==> flow/design.v <==
`timescale 1ns / 1ps
module chacha20_quarter#(parameter N = 32)(
    input wire [N-1:0] a,
    input wire [N-1:0] b,
    input wire [N-1:0] c,
    input wire [N-1:0] d,
    output wire [N-1:0] a_out,
    output wire [N-1:0] b_out,
    output wire [N-1:0] c_out,
    output wire [N-1:0] d_out
);
function [N-1:0] rotate_left;
    input [N-1:0] value;
    input integer amount;
    begin
        rotate_left = (value << amount) | (value >> (32 - amount));
    end
endfunction
wire [N-1:0] a1, b1, c1, d1;
wire [N-1:0] a2, b2, c2, d2;
assign a1 = a + b;
assign d1 = rotate_left(d ^ a1, 16);
assign c1 = c + d1;
assign b1 = rotate_left(b ^ c1, 12);
assign a2 = a1 + b1;
assign d2 = rotate_left(d1 ^ a2, 8);
assign c2 = c1 + d2;
assign b2 = rotate_left(b1 ^ c2, 7);
assign a_out = a2;
assign b_out = b2;
assign c_out = c2;
assign d_out = d2;
endmodule
`timescale 1ns / 1ps
module multiple_rounds#(parameter N = 32, parameter M= 20)(
  input clk, input rst,
  input wire [N-1:0] a,
  input wire [N-1:0] b,
  input wire [N-1:0] c,
  input wire [N-1:0] d,
  output wire [N-1:0] a_out,
  output wire [N-1:0] b_out,
  output wire [N-1:0] c_out,
  output wire [N-1:0] d_out,
  output reg ready);
  reg [N-1:0] a_hold_0;
  reg [N-1:0] b_hold_0;
  reg [N-1:0] c_hold_0;
  reg [N-1:0] d_hold_0;
  wire [N-1:0] a_next_0;
  wire [N-1:0] b_next_0;
  wire [N-1:0] c_next_0;
  wire [N-1:0] d_next_0;
  reg [N-1:0] a_hold_1;
  reg [N-1:0] b_hold_1;
  reg [N-1:0] c_hold_1;
  reg [N-1:0] d_hold_1;
  wire [N-1:0] a_next_1;
  wire [N-1:0] b_next_1;
  wire [N-1:0] c_next_1;
  wire [N-1:0] d_next_1;
  reg [N-1:0] a_hold_2;
  reg [N-1:0] b_hold_2;
  reg [N-1:0] c_hold_2;
  reg [N-1:0] d_hold_2;
  wire [N-1:0] a_next_2;
  wire [N-1:0] b_next_2;
  wire [N-1:0] c_next_2;
  wire [N-1:0] d_next_2;
  reg [N-1:0] a_hold_3;
  reg [N-1:0] b_hold_3;
  reg [N-1:0] c_hold_3;
  reg [N-1:0] d_hold_3;
  wire [N-1:0] a_next_3;
  wire [N-1:0] b_next_3;
  wire [N-1:0] c_next_3;
  wire [N-1:0] d_next_3;
  reg [N-1:0] a_hold_4;
  reg [N-1:0] b_hold_4;
  reg [N-1:0] c_hold_4;
  reg [N-1:0] d_hold_4;
  wire [N-1:0] a_next_4;
  wire [N-1:0] b_next_4;
  wire [N-1:0] c_next_4;
  wire [N-1:0] d_next_4;
  reg [N-1:0] a_hold_5;
  reg [N-1:0] b_hold_5;
  reg [N-1:0] c_hold_5;
  reg [N-1:0] d_hold_5;
  wire [N-1:0] a_next_5;
  wire [N-1:0] b_next_5;
  wire [N-1:0] c_next_5;
  wire [N-1:0] d_next_5;
  reg [N-1:0] a_hold_6;
  reg [N-1:0] b_hold_6;
  reg [N-1:0] c_hold_6;
  reg [N-1:0] d_hold_6;
  wire [N-1:0] a_next_6;
  wire [N-1:0] b_next_6;
  wire [N-1:0] c_next_6;
  wire [N-1:0] d_next_6;
  reg [N-1:0] a_hold_7;
  reg [N-1:0] b_hold_7;
  reg [N-1:0] c_hold_7;
  reg [N-1:0] d_hold_7;
  wire [N-1:0] a_next_7;
  wire [N-1:0] b_next_7;
  wire [N-1:0] c_next_7;
  wire [N-1:0] d_next_7;
  reg [N-1:0] a_hold_8;
  reg [N-1:0] b_hold_8;
  reg [N-1:0] c_hold_8;
  reg [N-1:0] d_hold_8;
  wire [N-1:0] a_next_8;
  wire [N-1:0] b_next_8;
  wire [N-1:0] c_next_8;
  wire [N-1:0] d_next_8;
  reg [N-1:0] a_hold_9;
  reg [N-1:0] b_hold_9;
  reg [N-1:0] c_hold_9;
  reg [N-1:0] d_hold_9;
  wire [N-1:0] a_next_9;
  wire [N-1:0] b_next_9;
  wire [N-1:0] c_next_9;
  wire [N-1:0] d_next_9;
  reg [N-1:0] a_hold_10;
  reg [N-1:0] b_hold_10;
  reg [N-1:0] c_hold_10;
  reg [N-1:0] d_hold_10;
  reg [4:0] count;
  reg [4:0] count_next;
  chacha20_quarter rounds_dut0(.a(a_hold_0),.b(b_hold_0),
                              .c(c_hold_0),.d(d_hold_0),
                              .a_out(a_next_0),.b_out(b_next_0),
                              .c_out(c_next_0),.d_out(d_next_0));
  chacha20_quarter rounds_dut1(.a(a_hold_1),.b(b_hold_1),
                              .c(c_hold_1),.d(d_hold_1),
                              .a_out(a_next_1),.b_out(b_next_1),
                              .c_out(c_next_1),.d_out(d_next_1));
  chacha20_quarter rounds_dut2(.a(a_hold_2),.b(b_hold_2),
                              .c(c_hold_2),.d(d_hold_2),
                              .a_out(a_next_2),.b_out(b_next_2),
                              .c_out(c_next_2),.d_out(d_next_2));
  chacha20_quarter rounds_dut3(.a(a_hold_3),.b(b_hold_3),
                              .c(c_hold_3),.d(d_hold_3),
                              .a_out(a_next_3),.b_out(b_next_3),
                              .c_out(c_next_3),.d_out(d_next_3));
  chacha20_quarter rounds_dut4(.a(a_hold_4),.b(b_hold_4),
                              .c(c_hold_4),.d(d_hold_4),
                              .a_out(a_next_4),.b_out(b_next_4),
                              .c_out(c_next_4),.d_out(d_next_4));
  chacha20_quarter rounds_dut5(.a(a_hold_5),.b(b_hold_5),
                              .c(c_hold_5),.d(d_hold_5),
                              .a_out(a_next_5),.b_out(b_next_5),
                              .c_out(c_next_5),.d_out(d_next_5)); 
  chacha20_quarter rounds_dut6(.a(a_hold_6),.b(b_hold_6),
                              .c(c_hold_6),.d(d_hold_6),
                              .a_out(a_next_6),.b_out(b_next_6),
                              .c_out(c_next_6),.d_out(d_next_6));   
  chacha20_quarter rounds_dut7(.a(a_hold_7),.b(b_hold_7),
                              .c(c_hold_7),.d(d_hold_7),
                              .a_out(a_next_7),.b_out(b_next_7),
                              .c_out(c_next_7),.d_out(d_next_7)); 
  chacha20_quarter rounds_dut8(.a(a_hold_8),.b(b_hold_8),
                              .c(c_hold_8),.d(d_hold_8),
                              .a_out(a_next_8),.b_out(b_next_8),
                              .c_out(c_next_8),.d_out(d_next_8));
  chacha20_quarter rounds_dut9(.a(a_hold_9),.b(b_hold_9),
                              .c(c_hold_9),.d(d_hold_9),
                              .a_out(a_next_9),.b_out(b_next_9),
                              .c_out(c_next_9),.d_out(d_next_9));                                                     
  always@(posedge clk or negedge rst)begin
    if(~rst)begin
      a_hold_0 <= 'b0;
      b_hold_0 <= 'b0;
      c_hold_0 <= 'b0;
      d_hold_0 <= 'b0;
    end
    else begin
      a_hold_0 <= a;
      b_hold_0 <= b;
      c_hold_0 <= c;
      d_hold_0 <= d;
    end
  end
  always@(posedge clk or negedge rst)begin
    if(~rst)begin
      a_hold_1 <= 'b0;
      b_hold_1 <= 'b0;
      c_hold_1 <= 'b0;
      d_hold_1 <= 'b0;
    end
    else begin
      a_hold_1 <= a_next_0;
      b_hold_1 <= b_next_0;
      c_hold_1 <= c_next_0;
      d_hold_1 <= d_next_0;
    end
  end
  always@(posedge clk or negedge rst)begin
    if(~rst)begin
      a_hold_2 <= 'b0;
      b_hold_2 <= 'b0;
      c_hold_2 <= 'b0;
      d_hold_2 <= 'b0;
    end
    else begin
      a_hold_2 <= a_next_1;
      b_hold_2 <= b_next_1;
      c_hold_2 <= c_next_1;
      d_hold_2 <= d_next_1;
    end
  end
  always@(posedge clk or negedge rst)begin
    if(~rst)begin
      a_hold_3 <= 'b0;
      b_hold_3 <= 'b0;
      c_hold_3 <= 'b0;
      d_hold_3 <= 'b0;
    end
    else begin
      a_hold_3 <= a_next_2;
      b_hold_3 <= b_next_2;
      c_hold_3 <= c_next_2;
      d_hold_3 <= d_next_2;
    end
  end
  always@(posedge clk or negedge rst)begin
    if(~rst)begin
      a_hold_4 <= 'b0;
      b_hold_4 <= 'b0;
      c_hold_4 <= 'b0;
      d_hold_4 <= 'b0;
    end
    else begin
      a_hold_4 <= a_next_3;
      b_hold_4 <= b_next_3;
      c_hold_4 <= c_next_3;
      d_hold_4 <= d_next_3;
    end
  end
  always@(posedge clk or negedge rst)begin
    if(~rst)begin
      a_hold_5 <= 'b0;
      b_hold_5 <= 'b0;
      c_hold_5 <= 'b0;
      d_hold_5 <= 'b0;
    end
    else begin
      a_hold_5 <= a_next_4;
      b_hold_5 <= b_next_4;
      c_hold_5 <= c_next_4;
      d_hold_5 <= d_next_4;
    end
  end 
  always@(posedge clk or negedge rst)begin
    if(~rst)begin
      a_hold_6 <= 'b0;
      b_hold_6 <= 'b0;
      c_hold_6 <= 'b0;
      d_hold_6 <= 'b0;
    end
    else begin
      a_hold_6 <= a_next_5;
      b_hold_6 <= b_next_5;
      c_hold_6 <= c_next_5;
      d_hold_6 <= d_next_5;
    end
  end 
  always@(posedge clk or negedge rst)begin
    if(~rst)begin
      a_hold_7 <= 'b0;
      b_hold_7 <= 'b0;
      c_hold_7 <= 'b0;
      d_hold_7 <= 'b0;
    end
    else begin
      a_hold_7 <= a_next_6;
      b_hold_7 <= b_next_6;
      c_hold_7 <= c_next_6;
      d_hold_7 <= d_next_6;
    end
  end 
  always@(posedge clk or negedge rst)begin
    if(~rst)begin
      a_hold_8 <= 'b0;
      b_hold_8 <= 'b0;
      c_hold_8 <= 'b0;
      d_hold_8 <= 'b0;
    end
    else begin
      a_hold_8 <= a_next_7;
      b_hold_8 <= b_next_7;
      c_hold_8 <= c_next_7;
      d_hold_8 <= d_next_7;
    end
  end
  always@(posedge clk or negedge rst)begin
    if(~rst)begin
      a_hold_9 <= 'b0;
      b_hold_9 <= 'b0;
      c_hold_9 <= 'b0;
      d_hold_9 <= 'b0;
    end
    else begin
      a_hold_9 <= a_next_8;
      b_hold_9 <= b_next_8;
      c_hold_9 <= c_next_8;
      d_hold_9 <= d_next_8;
    end
  end
  always@(posedge clk or negedge rst)begin
    if(~rst)begin
      a_hold_10 <= 'b0;
      b_hold_10 <= 'b0;
      c_hold_10 <= 'b0;
      d_hold_10 <= 'b0;
      ready <= 'b0;
    end
    else begin
      a_hold_10 <= a_next_9;
      b_hold_10 <= b_next_9;
      c_hold_10 <= c_next_9;
      d_hold_10 <= d_next_9;
      ready <= 1'b1;
    end
  end
  assign a_out = a_hold_10;
  assign b_out = b_hold_10;
  assign c_out = c_hold_10;
  assign d_out = d_hold_10;
endmodule
# Tool chain data of multiple_rounds
# Tool output for the design above, in the order of the flow.
# Line numbers count from 1 in the design file above.
# Library cell names are shortened.
# A cell with -- has no value.
[setup]
top = "multiple_rounds"
clock = "clk"
library = "sky130hd"
pvt_corner = "tt_025C_1v80"

# Elaborated design
# Source: Yosys, flattened and elaborated, memories not mapped. Widths are those after wreduce; folded enables and synchronous resets count as part of the registers. Registers that Yosys merges into a memory's read port (data or address) are not register bits. Print and check cells do not count. Equal cells are merged and count once.
[bits]
clocked_rd_ports_x_width = 0
register_bits = 1409
ram_bits = 0
romBits = 0
latch_bits = 0
memories = 0
[classes]
muxes = 0
bitwise = 80
equal = 0
n_div = 0
shift = 0
cmp = 0
multipliers = 0
reduce_and_logical = 0
addsub = 40
[ops]
columns = ["op", "count"]
rows = [
  ["32-bit adder", 40],
  ["32-bit bitwise XOR", 40],
  ["32-bit by 12-bit OR with 32-bit output", 10],
  ["32-bit by 16-bit OR with 32-bit output", 10],
  ["32-bit by 7-bit OR with 32-bit output", 10],
  ["32-bit by 8-bit OR with 32-bit output", 10],
]

# Depth
# Depth = most cells in a row (Yosys ltp): at word level without a register or memory, in the mapped netlist without a sequential cell, where the memories' decode and read muxes count.
[depth]
depth_word = 12
abc_area = 0
ltp_mapped = 52

# Netlist
# Source: synth_stat.txt of the flow (Yosys; design flattened, memories mapped). It holds for the ABC_AREA given above (unset counts as 0); a run with the other value may have another netlist.
# The area totals of this step are shown rounded.
[mapped]
n_buf = 39
mapped_area_mm2 = 0.1053
cell_count = 10643
sequential_area_mm2 = 0.03526
ff_cells = 1409
[types]
columns = ["cell", "count"]
rows = [
  ["dfrtp_1", 1409],
  ["ha_1", 1266],
  ["xor2_1", 1504],
  ["xnor2_1", 878],
  ["a21oi_1", 966],
  ["a21o_1", 601],
  ["o21ai_0", 481],
  ["nor2_1", 567],
  ["nand2_1", 478],
  ["inv_1", 352],
  ["o21bai_1", 157],
  ["o21a_1", 152],
  ["a211oi_1", 118],
  ["nand3_1", 177],
  ["nand2b_1", 131],
  ["fa_1", 40],
  ["nor2b_1", 125],
  ["and3_1", 100],
]
# Not listed: further types 83, cells in them 1141.
# By module: a second synthesis without flattening, with its own total; a netlist apart from the flattened one above.
[unflattened]
hier_cells = 11620
area_unflattened_mm2 = 0.113
# Each row is one instance without its submodules.
[modules]
columns = ["module", "cells", "n_inst", "area_mm2"]
rows = [
  ["chacha20_quarter", 1021, 10, 0.007775],
  ["multiple_rounds", 1410, 1, 0.03526],
]

# Worst setup path after synthesis
# Path of least setup slack by OpenSTA after synthesis, without wires, with an ideal clock, recovery checks aside; 20% of the period is set as input and as output delay. Where synthesis merged equal registers, the netlist keeps one of their names.
[synth_timing]
path_type = "register to register"
startpoint = "register b_hold_6[0]"
endpoint = "register b_hold_7[5]"
t_arrival_ns = 10.305
stages = 46
n_path_buf = 0
required_time_ns = 17.921
path_delay_ns = 10.384
clock_period_ns = 18.0
slack_ns = 7.616
setup_time_ns = 0.079
synth_period_reached_ns = 10.384
# "path_delay_ns" is the arrival time less input delay plus setup time.
# "stages" counts driving pins, that of a launching flip-flop among them; a cell with two outputs on the path counts twice.
# "synth_period_reached_ns" = period - worst setup slack (recovery checks aside). The figure is calculated, with input and output delays left at 20% of the set period.
# The rows between start and end are the longest chain of elaborated cells between them; the timing report does not say that the signal goes this way. Where chains are equally long, one stands for them.
# A line is the first line of the expression or statement that the cell stems from. Yosys adds cells for indexed reads and writes and turns some case tables into memories.
[synth_via]
cell_sequence = "dfrtp_1 ha_1 fa_1 a211oi_1 nor2_1 a211oi_1 a211oi_1 o21a_1 nor2_1 o21ai_0 a21oi_1 xnor2_1 xor2_1 ha_1 nor2b_1 a311o_1 o311a_1 a221oi_2 (+10 left out) a221o_1 nor3_2 o31ai_1 a221o_1 a21oi_2 xor3_1 ha_1 a21o_1 a21oi_1 a21boi_0 a31oi_1 a21oi_1 a221oi_1 o21ai_0 a21o_1 nor4b_1 a211o_1 xor2_1"
elab_chain_cells = 12
cells_between = 12
classes_between = "add/sub: 4; logic: 8"
[synth_lines]
columns = ["item", "line_no", "rtl"]
rows = [
  ["from (decl)", 95, "reg [N-1:0] b_hold_6;"],
  ["from (assign)", 259, "b_hold_6 <= 'b0;"],
  ["from (assign)", 265, "b_hold_6 <= b_next_5;"],
  ["32-bit adder", 21, "assign a1 = a + b;"],
  ["32-bit bitwise XOR", 22, "assign d1 = rotate_left(d ^ a1, 16);"],
  ["32-bit by 16-bit OR with 32-bit output", 16, "rotate_left = (value << amount) | (value >> (32 - amount));"],
  ["32-bit adder", 23, "assign c1 = c + d1;"],
  ["32-bit bitwise XOR", 24, "assign b1 = rotate_left(b ^ c1, 12);"],
  ["32-bit by 12-bit OR with 32-bit output", 16, ""],
  ["32-bit adder", 25, "assign a2 = a1 + b1;"],
  ["32-bit bitwise XOR", 26, "assign d2 = rotate_left(d1 ^ a2, 8);"],
  ["32-bit by 8-bit OR with 32-bit output", 16, ""],
  ["32-bit adder", 27, "assign c2 = c1 + d2;"],
  ["32-bit bitwise XOR", 28, "assign b2 = rotate_left(b1 ^ c2, 7);"],
  ["32-bit by 7-bit OR with 32-bit output", 16, ""],
  ["to (assign)", 273, "b_hold_7 <= 'b0;"],
  ["to (assign)", 279, "b_hold_7 <= b_next_6;"],
  ["to (decl)", 103, "reg [N-1:0] b_hold_7;"],
]
# Nets of the timed path that keep an RTL name, with a line that drives or declares them; the list need not be complete.
[synth_nets]
columns = ["signal", "line_no"]
rows = [
  ["d_next_6[7]", 16],
  ["c_next_6[30]", 27],
]

# Path in the finished layout
# Path of least setup slack in the final report of entry B (OpenROAD, finished layout, wires in). Where an end is a register, its clock arrival counts in the times.
[layout_timing]
path_type = "register to register"
startpoint = "register b_hold_3[0]"
endpoint = "register b_hold_4[6]"
slack_ns = 5.19
t_arrival_ns = 17.18
stages = 48
n_path_buf = 0
clock_period_ns = 21.7
required_time_ns = 22.37
setup_time_ns = 0.16
# The rows between start and end are the longest chain of elaborated cells between them; the timing report does not say that the signal goes this way. Where chains are equally long, one stands for them.
[layout_via]
cell_sequence = "dfrtp_1 ha_1 inv_1 fa_1 nor2b_1 o21ai_0 a21boi_0 o21ai_0 a211oi_1 o2111ai_1 nand2_1 xor2_1 xor2_1 ha_1 fa_1 a21o_1 a21o_1 a31oi_1 (+12 left out) a41oi_1 o211ai_1 o21a_1 nor2_1 xnor2_1 xor2_1 ha_1 a21o_1 a21oi_1 o21ai_0 o31ai_1 o21ba_2 a21oi_1 nor4_1 o31ai_1 xor2_1 xnor2_1 xor2_1"
elab_chain_cells = 12
cells_between = 12
classes_between = "add/sub: 4; logic: 8"
[layout_lines]
columns = ["item", "line_no", "rtl"]
rows = [
  ["from (decl)", 71, "reg [N-1:0] b_hold_3;"],
  ["from (assign)", 217, "b_hold_3 <= 'b0;"],
  ["from (assign)", 223, "b_hold_3 <= b_next_2;"],
  ["32-bit adder", 21, "assign a1 = a + b;"],
  ["32-bit bitwise XOR", 22, "assign d1 = rotate_left(d ^ a1, 16);"],
  ["32-bit by 16-bit OR with 32-bit output", 16, "rotate_left = (value << amount) | (value >> (32 - amount));"],
  ["32-bit adder", 23, "assign c1 = c + d1;"],
  ["32-bit bitwise XOR", 24, "assign b1 = rotate_left(b ^ c1, 12);"],
  ["32-bit by 12-bit OR with 32-bit output", 16, ""],
  ["32-bit adder", 25, "assign a2 = a1 + b1;"],
  ["32-bit bitwise XOR", 26, "assign d2 = rotate_left(d1 ^ a2, 8);"],
  ["32-bit by 8-bit OR with 32-bit output", 16, ""],
  ["32-bit adder", 27, "assign c2 = c1 + d2;"],
  ["32-bit bitwise XOR", 28, "assign b2 = rotate_left(b1 ^ c2, 7);"],
  ["32-bit by 7-bit OR with 32-bit output", 16, ""],
  ["to (assign)", 231, "b_hold_4 <= 'b0;"],
  ["to (assign)", 237, "b_hold_4 <= b_next_3;"],
  ["to (decl)", 79, "reg [N-1:0] b_hold_4;"],
]
# Nets of the timed path that keep an RTL name, with a line that drives or declares them; the list need not be complete.
[layout_nets]
columns = ["signal", "line_no"]
rows = [
  ["a_next_3[25]", 25],
  ["d_next_3[1]", 16],
  ["c_next_3[31]", 27],
]

# Measured results for multiple_rounds: 4 stored runs of the Yosys and OpenROAD flow on sky130hd. The settings differ; the order carries no meaning. The constraints put input and output delay at 20% of the set period each and load the outputs with 0.01 pF.
# "timing.achieved_period_ns" is the run's clock period less its worst setup slack. It is reckoned from that one timing run; input and output delays stay at 20% of the period that was set.
# "worst_setup_path_time_ns" is the time allowed to the run's worst setup path (the clock period less input and output delay, where it has them) less its slack. Clock arrival times count: a late capture clock shortens it, a late launch clock lengthens it.
# The results are shown rounded.

[[run]]
name = "entry A"
[run.settings]
ABC_AREA = 1
CAP_MARGIN = 25
CELL_PAD_IN_SITES_DETAIL_PLACEMENT = 0
CELL_PAD_IN_SITES_GLOBAL_PLACEMENT = 2
CORE_ASPECT_RATIO = 0.92
CORE_MARGIN = 8
CORE_UTILIZATION = 60
CTS_CLUSTER_DIAMETER = 186
CTS_CLUSTER_SIZE = 89
GPL_ROUTABILITY_DRIVEN = 1
GPL_TIMING_DRIVEN = 1
HOLD_SLACK_MARGIN = 0.29
MAX_ROUTING_LAYER = "met5"
TNS_END_PERCENT = 40
period_ns = 18.3
SLEW_MARGIN = 20
[run.results]
outcome = "stopped before the end: placement reported GPL-0301"

[[run]]
name = "entry B"
[run.settings]
CAP_MARGIN = 40
CELL_PAD_IN_SITES_DETAIL_PLACEMENT = 1
CELL_PAD_IN_SITES_GLOBAL_PLACEMENT = 1
CORE_ASPECT_RATIO = 0.92
CTS_CLUSTER_DIAMETER = 120
GPL_ROUTABILITY_DRIVEN = 0
GPL_TIMING_DRIVEN = 1
MAX_ROUTING_LAYER = "met5"
MIN_ROUTING_LAYER = "met1"
SLEW_MARGIN = 5
TNS_END_PERCENT = 30
period_ns = 21.7
CORE_MARGIN = 2
CORE_UTILIZATION = 40
[run.results]
post_route_stdcell_area_mm2 = 0.1189
ys_area_mm2 = 0.1053
die_footprint_mm2 = 0.2674
layout_utilization_pct = 45.4
fin_ws_ns = 5.188
timing.achieved_period_ns = 16.512
worst_setup_path_time_ns = 16.51
worst_setup_path_type = "register to register"
hold_ws_ns = 0.678
fin_tns_ns = 0.000

[[run]]
name = "entry C"
[run.settings]
CORE_UTILIZATION = 45
PLACE_DENSITY = 0.6
period_ns = 15.8
CAP_MARGIN = 20
CORE_MARGIN = 2
SLEW_MARGIN = 20
[run.results]
post_route_stdcell_area_mm2 = 0.1179
ys_area_mm2 = 0.1053
die_footprint_mm2 = 0.238
layout_utilization_pct = 50.6
fin_ws_ns = 0.914
timing.achieved_period_ns = 14.886
worst_setup_path_time_ns = 14.89
worst_setup_path_type = "register to register"
hold_ws_ns = 0.657
fin_tns_ns = 0.000

[[run]]
name = "entry D"
[run.settings]
CORE_UTILIZATION = 45
PLACE_DENSITY = 0.6
period_ns = 18.0
CAP_MARGIN = 20
CORE_MARGIN = 2
SLEW_MARGIN = 20
[run.results]
post_route_stdcell_area_mm2 = 0.1179
ys_area_mm2 = 0.1053
die_footprint_mm2 = 0.238
layout_utilization_pct = 50.7
fin_ws_ns = 2.626
timing.achieved_period_ns = 15.374
worst_setup_path_time_ns = 15.37
worst_setup_path_type = "register to register"
hold_ws_ns = 0.691
fin_tns_ns = 0.000
